==> flow/design.v <==
`timescale 1ns / 1ps
module fifo #(
    parameter DATA_WIDTH = 16,
    parameter DEPTH = 64, 
    parameter ALMOST_FULL_THRESH = 56,
    parameter ALMOST_EMPTY_THRESH = 8
)(
    input                   clk,
    input                   rst_n,        
    input                   wr_en,
    input  [DATA_WIDTH-1:0] wr_data,
    input                   rd_en,
    output reg [DATA_WIDTH-1:0] rd_data,
    output                  full,
    output                  empty,
    output                  almost_full,
    output                  almost_empty,
    output                  overflow_err,
    output                  underflow_err,
    output [DATA_WIDTH-1:0] fifo_count
);
    function integer clog2;
        input integer value;
        integer i;
        begin
            clog2 = 0;
            for (i = value-1; i > 0; i = i >> 1)
                clog2 = clog2 + 1;
        end
    endfunction
    localparam ADDR_WIDTH = clog2(DEPTH);
    reg [DATA_WIDTH-1:0] mem [0:DEPTH-1];
    reg [ADDR_WIDTH-1:0] write_pointer;    
    reg [ADDR_WIDTH-1:0] read_pointer;     
    reg [clog2(DEPTH+1)-1:0] count;        
    reg overflow_flag, underflow_flag;
    assign full         = (count == DEPTH);
    assign empty        = (count == 0);
    assign almost_full  = (count >= ALMOST_FULL_THRESH);
    assign almost_empty = (count <= ALMOST_EMPTY_THRESH);
    assign overflow_err = overflow_flag;
    assign underflow_err= underflow_flag;
    assign fifo_count   = count;
    always @(posedge clk) begin
        if (wr_en && !full)
            mem[write_pointer] <= wr_data;
    end
    always @(posedge clk or negedge rst_n) begin
        if (!rst_n) begin
            write_pointer <= 0;
        end else if (wr_en) begin
            if (!full) begin
                write_pointer <= write_pointer + 1'b1;
            end
        end
    end
    always @(posedge clk or negedge rst_n) begin
        if (!rst_n) begin
            read_pointer <= 0;
            rd_data <= 0;
        end else if (rd_en) begin
            if (!empty) begin
                rd_data <= mem[read_pointer];
                read_pointer <= read_pointer + 1'b1;
            end
        end
    end
    always @(posedge clk or negedge rst_n) begin
        if (!rst_n) begin
            count <= 0;
        end else begin
            case ({wr_en && !full, rd_en && !empty})
                2'b10: count <= count + 1'b1; 
                2'b01: count <= count - 1'b1;
                default: count <= count;      
            endcase
        end
    end
    always @(posedge clk or negedge rst_n) begin
        if (!rst_n) begin
            overflow_flag  <= 1'b0;
            underflow_flag <= 1'b0;
        end else begin
            if (wr_en && full)
                overflow_flag <= 1'b1;
            else if (overflow_flag && rd_en && !empty)
                overflow_flag <= 1'b0;
            if (rd_en && empty)
                underflow_flag <= 1'b1;
            else if (underflow_flag && wr_en && !full)
                underflow_flag <= 1'b0;
        end
    end
endmodule
* Reports on fifo
What the tools print for fifo, step after step.
Lines are those of the file above, counted from 1.
Operators carry their Yosys type and port widths (W data, S select, Z words).
The mark -- stands for no value.
- Top :: fifo
- Clock input :: clk
- Standard-cell library :: sky130hd
- Library corner :: tt_025C_1v80

* Word level
Yosys after proc, flatten, opt, wreduce and memory -nomap, before mapping. Memory bits, and registers merged into a memory's read port (data or address), are not among the register bits. Print and check cells are not counted. Equal cells are merged and count once.
Memory sizes are those after Yosys's memory passes, which may raise the word count (mostly to a power of two), join words into wider ones and drop unused or constant bits.
- Output and inout bits :: 38
- Input bits :: 20
- Memory bits (writable) :: 1024
- Clocked read ports x word width :: 16
- Memories kept :: 1
- Register bits :: 21
- Cells after elaboration :: 42
- Equal/unequal tests :: 3
- Reduce/logical cells :: 17
- Order comparisons :: 2
- Add/subtract/negate cells :: 4
- Bitwise operators :: 2
- Multiplexer cells :: 8
** Memory list
- mem :: depth 64, width 16, rd ports 1, write ports 1, line 32 : reg [DATA_WIDTH-1:0] mem [0:DEPTH-1];
** Operators with widths (number)
- $mux W16 :: 1
- $pmux W7 S2 :: 1
- $add A6 B1 Y6 const B :: 2
- $logic_and A1 B1 Y1 :: 8
- $add A7 B1 Y7 const B :: 1
- $sub A7 B1 Y7 const B :: 1
- $le A7 B4 Y1 const B :: 1
- $ge A7 B6 Y1 const B :: 1
- $eq A7 B7 Y1 const B :: 1
- $logic_not A7 Y1 :: 1
- $reduce_bool A2 Y1 :: 3
- $mux W6 :: 1
- $mux W1 :: 5
- $reduce_and A2 Y1 :: 2
- $logic_not A1 Y1 :: 3
- $not A1 Y1 :: 2
- $eq A2 B1 Y1 const B :: 1
- $eq A2 B2 Y1 const B :: 1

* Logic depth
Yosys ltp: most cells in a row. Word level: on the elaborated netlist, between registers, memories and ports. Mapped: between sequential cells and ports; inverters and the memories' decode and read muxes count.
- Depth after elaboration :: 5
- ABC_AREA :: 0
- Gate-level depth with buffers :: 15
- Mapped depth without buffers :: 11

* Mapped cells and area
Yosys stat after the flow's synthesis: flattened, memories mapped to cells. It holds for the ABC_AREA given above (unset counts as 0); a run with the other value may have another netlist.
The area totals of this step are shown rounded.
- Cell count :: 1993
- Cell area after synthesis :: 41000 sq um
- Area of sequential cells :: 31700 sq um
- Flip-flop cells :: 1061
- Buffer cells :: 135
** Cell types
- sky130_fd_sc_hd__edfxtp_1 :: number 1024, area in all 3.07E+04 sq um
- sky130_fd_sc_hd__mux4_2 :: number 176, area in all 3.96E+03 sq um
- sky130_fd_sc_hd__mux2i_1 :: number 128, area in all 1.28E+03 sq um
- sky130_fd_sc_hd__dfrtp_1 :: number 37, area in all 925.888 sq um
- sky130_fd_sc_hd__mux2_2 :: number 49, area in all 551.779 sq um
- sky130_fd_sc_hd__o22ai_1 :: number 51, area in all 319.056 sq um
- sky130_fd_sc_hd__a22oi_1 :: number 37, area in all 277.766 sq um
- sky130_fd_sc_hd__a22o_1 :: number 31, area in all 271.51 sq um
- sky130_fd_sc_hd__nor2_1 :: number 72, area in all 270.259 sq um
- sky130_fd_sc_hd__a211oi_1 :: number 32, area in all 240.23 sq um
- sky130_fd_sc_hd__buf_2 :: number 44, area in all 220.211 sq um
- sky130_fd_sc_hd__clkbuf_1 :: number 51, area in all 191.434 sq um
- sky130_fd_sc_hd__buf_4 :: number 19, area in all 142.637 sq um
- sky130_fd_sc_hd__a2bb2oi_1 :: number 16, area in all 140.134 sq um
- sky130_fd_sc_hd__nand4_1 :: number 20, area in all 125.12 sq um
- sky130_fd_sc_hd__a21oi_1 :: number 23, area in all 115.11 sq um
- sky130_fd_sc_hd__o221ai_1 :: number 13, area in all 113.859 sq um
- sky130_fd_sc_hd__xnor2_1 :: number 13, area in all 113.859 sq um
Not listed: further types 40, cells in them 157.

* Timing after synthesis
Path of least setup slack by OpenSTA after synthesis, without wires, with an ideal clock, recovery checks aside; 20% of the period is set as input and as output delay. Where synthesis merged equal registers, the netlist keeps one of their names.
- Kind :: register to register
- From :: reg count[2]
- To :: reg count[4]
- Path delay :: 3554 ps
- Library setup time :: 131 ps
- Buffers on the path :: 4
- Path slack :: -254 ps
- Stages on the path :: 16
- Clock period :: 3300 ps
- Data required time :: 3169 ps
- Data arrival time :: 3423 ps
- Time at the first pin :: 0 ps
- Period reached after synthesis :: 3554 ps
"path delay" = arrival - input delay + setup time.
"stages on the path": output pins that drive a net of the path, with the launching flip-flop's if there is one; two outputs of one cell count as two.
"period reached after synthesis" is the clock period less the worst setup slack; recovery checks do not enter. This is arithmetic on one report: input and output delays are still those of the set period (20% each).
Between the ends stands the longest chain of elaborated cells between them, by number of cells; it is not shown to be the way that was timed. Of several equally long chains one is given.
Each line given opens the expression or statement behind the cell; cells for indexed reads and writes are added by Yosys, which also makes memories of some case tables.
A register here has more assigning lines than the two given.
- Cells stage by stage :: sky130_fd_sc_hd__dfrtp_1 > sky130_fd_sc_hd__buf_2 > sky130_fd_sc_hd__or4_4 > sky130_fd_sc_hd__buf_6 > sky130_fd_sc_hd__o41a_1 > sky130_fd_sc_hd__buf_6 > sky130_fd_sc_hd__inv_4 > sky130_fd_sc_hd__ha_1 > sky130_fd_sc_hd__clkbuf_1 > sky130_fd_sc_hd__xor2_1 > sky130_fd_sc_hd__ha_1 > sky130_fd_sc_hd__and3b_1 > sky130_fd_sc_hd__o21ai_0 > sky130_fd_sc_hd__a21oi_1 > sky130_fd_sc_hd__a211o_1 > sky130_fd_sc_hd__xnor2_1
- Length of the longest elaborated chain :: 5
- Elaborated cells on any way between the ends :: 12
- Those cells by class :: add/sub (2); eq/ne (3); mux (1); reduce/logical (6)
** RTL lines, path post-synthesis
- from (decl) :: line 35 : reg [clog2(DEPTH+1)-1:0] count;
- from (assign) :: line 73 : 2'b10: count <= count + 1'b1;
- from (assign) :: line 74 : 2'b01: count <= count - 1'b1;
- $logic_not A7 Y1 :: line 38 : assign empty        = (count == 0);
- $logic_not A1 Y1 :: line 72 : case ({wr_en && !full, rd_en && !empty})
- $logic_and A1 B1 Y1 :: line 72
- $eq A2 B1 Y1 :: line 72
- $pmux W7 S2 :: line 72
- to (assign) :: line 73
- to (assign) :: line 74
- to (decl) :: line 35

* Path in the finished layout
Path of least setup slack in the final report of entry A (OpenROAD, finished layout, wires in). Where an end is a register, its clock arrival counts in the times.
The report prints the path's times to 10 ps; the period is as set.
- Kind :: register to register
- From :: reg count[3]
- To :: reg count[4]
- Clock period :: 2630 ps
- Buffers on the path :: 0
- Library setup time :: 110 ps
- Stages on the path :: 12
- Time at the first pin :: 650 ps
- Data required time :: 3160 ps
- Path slack :: -280 ps
- Data arrival time :: 3440 ps
Between the ends stands the longest chain of elaborated cells between them, by number of cells; it is not shown to be the way that was timed. Of several equally long chains one is given.
A register here has more assigning lines than the two given.
- Cells stage by stage :: sky130_fd_sc_hd__dfrtp_1 > sky130_fd_sc_hd__or4_4 > sky130_fd_sc_hd__o41a_1 > sky130_fd_sc_hd__clkinv_4 > sky130_fd_sc_hd__ha_4 > sky130_fd_sc_hd__xor2_1 > sky130_fd_sc_hd__ha_2 > sky130_fd_sc_hd__and3b_1 > sky130_fd_sc_hd__o21ai_2 > sky130_fd_sc_hd__a21oi_2 > sky130_fd_sc_hd__a211o_1 > sky130_fd_sc_hd__xnor2_1
- Length of the longest elaborated chain :: 5
- Elaborated cells on any way between the ends :: 12
- Those cells by class :: add/sub (2); eq/ne (3); mux (1); reduce/logical (6)
** RTL lines, path post-layout
- from (decl) :: line 35 : reg [clog2(DEPTH+1)-1:0] count;
- from (assign) :: line 73 : 2'b10: count <= count + 1'b1;
- from (assign) :: line 74 : 2'b01: count <= count - 1'b1;
- $logic_not A7 Y1 :: line 38 : assign empty        = (count == 0);
- $logic_not A1 Y1 :: line 72 : case ({wr_en && !full, rd_en && !empty})
- $logic_and A1 B1 Y1 :: line 72
- $eq A2 B1 Y1 :: line 72
- $pmux W7 S2 :: line 72
- to (assign) :: line 73
- to (assign) :: line 74
- to (decl) :: line 35

FLOW RESULTS
============

Module fifo, platform sky130hd: 2 stored runs of the flow (Yosys, OpenROAD) with differing settings, in no particular order. Input and output delays are each 20% of the period that was set; the output load is 0.01 pF.
"reached clock period" = clock period - worst setup slack. The figure is calculated, with input and output delays left at 20% of the set period.
"allowed time less slack (worst setup path)" is the time allowed to the run's worst setup path (the clock period less input and output delay, where it has them) less its slack. Clock arrival times count: a late capture clock shortens it, a late launch clock lengthens it.
"total power after layout" is the tool's figure for a default switching activity; nothing was simulated.
"allowed time less slack (worst setup path)" is known to 10 ps.
The measured numbers are rounded.

* Entry A
** Files
==> flow/run.sh <==
#!/bin/bash
# the make line also repeats the synthesis and layout settings of config.mk as NAME=value (left out here)
make -C /OpenROAD-flow-scripts/flow DESIGN_CONFIG=/design/flow/config.mk WORK_HOME=/design/flow/orfs CLKGATE_MAP_FILE= finish
==> flow/config.mk <==
export PLATFORM = sky130hd
export DESIGN_NAME = fifo
export DESIGN_NICKNAME = fifo
export VERILOG_FILES = /design/flow/design.v
export SDC_FILE = /design/flow/constraint.sdc
export NUM_CORES = 4
export LEC_CHECK = 0
export ABC_AREA = 0
export CAP_MARGIN = 20
export CELL_PAD_IN_SITES_DETAIL_PLACEMENT = 0
export CELL_PAD_IN_SITES_GLOBAL_PLACEMENT = 1
export CORE_MARGIN = 7
export CORE_UTILIZATION = 57
export CTS_CLUSTER_DIAMETER = 126
export GPL_ROUTABILITY_DRIVEN = 0
export MAX_ROUTING_LAYER = met4
export PLACE_DENSITY_LB_ADDON = 0.14
export SLEW_MARGIN = 20
export TNS_END_PERCENT = 95
==> flow/constraint.sdc <==
create_clock -name core_clock -period 2.63 [get_ports {clk}]
set_input_delay 0.5260 -clock core_clock [delete_from_list [all_inputs] [get_ports {clk}]]
set_output_delay 0.5260 -clock core_clock [all_outputs]
set_load 0.01 [all_outputs]
** Results
- Reached clock period :: 2907 ps
- Die outline area :: 79700 sq um
- Final design utilization :: 69.1%
- Yosys chip area after synthesis :: 41000 sq um
- Setup slack of the worst path :: -277 ps
- Final worst hold slack :: 350 ps
- Allowed time less slack (worst setup path) :: 2910 ps
- Kind of the worst setup path :: register to register
- Total power after layout :: 51600 uW
- Area of the standard cells in the finished layout :: 49300 sq um
- Total negative slack :: -1150 ps

* Entry B
** Files
==> flow/run.sh <==
#!/bin/bash
# the make line also repeats the synthesis and layout settings of config.mk as NAME=value (left out here)
make -C /OpenROAD-flow-scripts/flow DESIGN_CONFIG=/design/flow/config.mk WORK_HOME=/design/flow/orfs CLKGATE_MAP_FILE= finish
==> flow/config.mk <==
export PLATFORM = sky130hd
export DESIGN_NAME = fifo
export DESIGN_NICKNAME = fifo
export VERILOG_FILES = /design/flow/design.v
export SDC_FILE = /design/flow/constraint.sdc
export NUM_CORES = 4
export LEC_CHECK = 0
export ABC_AREA = 1
export CAP_MARGIN = 20
export CELL_PAD_IN_SITES_GLOBAL_PLACEMENT = 2
export CORE_ASPECT_RATIO = 0.64
export CORE_MARGIN = 6
export CORE_UTILIZATION = 40
export CTS_CLUSTER_DIAMETER = 102
export CTS_CLUSTER_SIZE = 24
export GPL_ROUTABILITY_DRIVEN = 1
export GPL_TIMING_DRIVEN = 0
export PLACE_DENSITY = 0.6
export SLEW_MARGIN = 40
export TNS_END_PERCENT = 60
==> flow/constraint.sdc <==
create_clock -name core_clock -period 3.3 [get_ports {clk}]
set_input_delay 0.6600 -clock core_clock [delete_from_list [all_inputs] [get_ports {clk}]]
set_output_delay 0.6600 -clock core_clock [all_outputs]
set_load 0.01 [all_outputs]
** Results
- Yosys chip area after synthesis :: 44900 sq um
- Final design utilization :: 46.4%
- Area of the standard cells in the finished layout :: 51200 sq um
- Total power after layout :: 41700 uW
- Reached clock period :: 3304 ps
- Allowed time less slack (worst setup path) :: 3300 ps
- Kind of the worst setup path :: register to register
- Total negative slack :: -4 ps
- Final worst hold slack :: 340 ps
- Die outline area :: 121000 sq um
- Setup slack of the worst path :: -4 ps
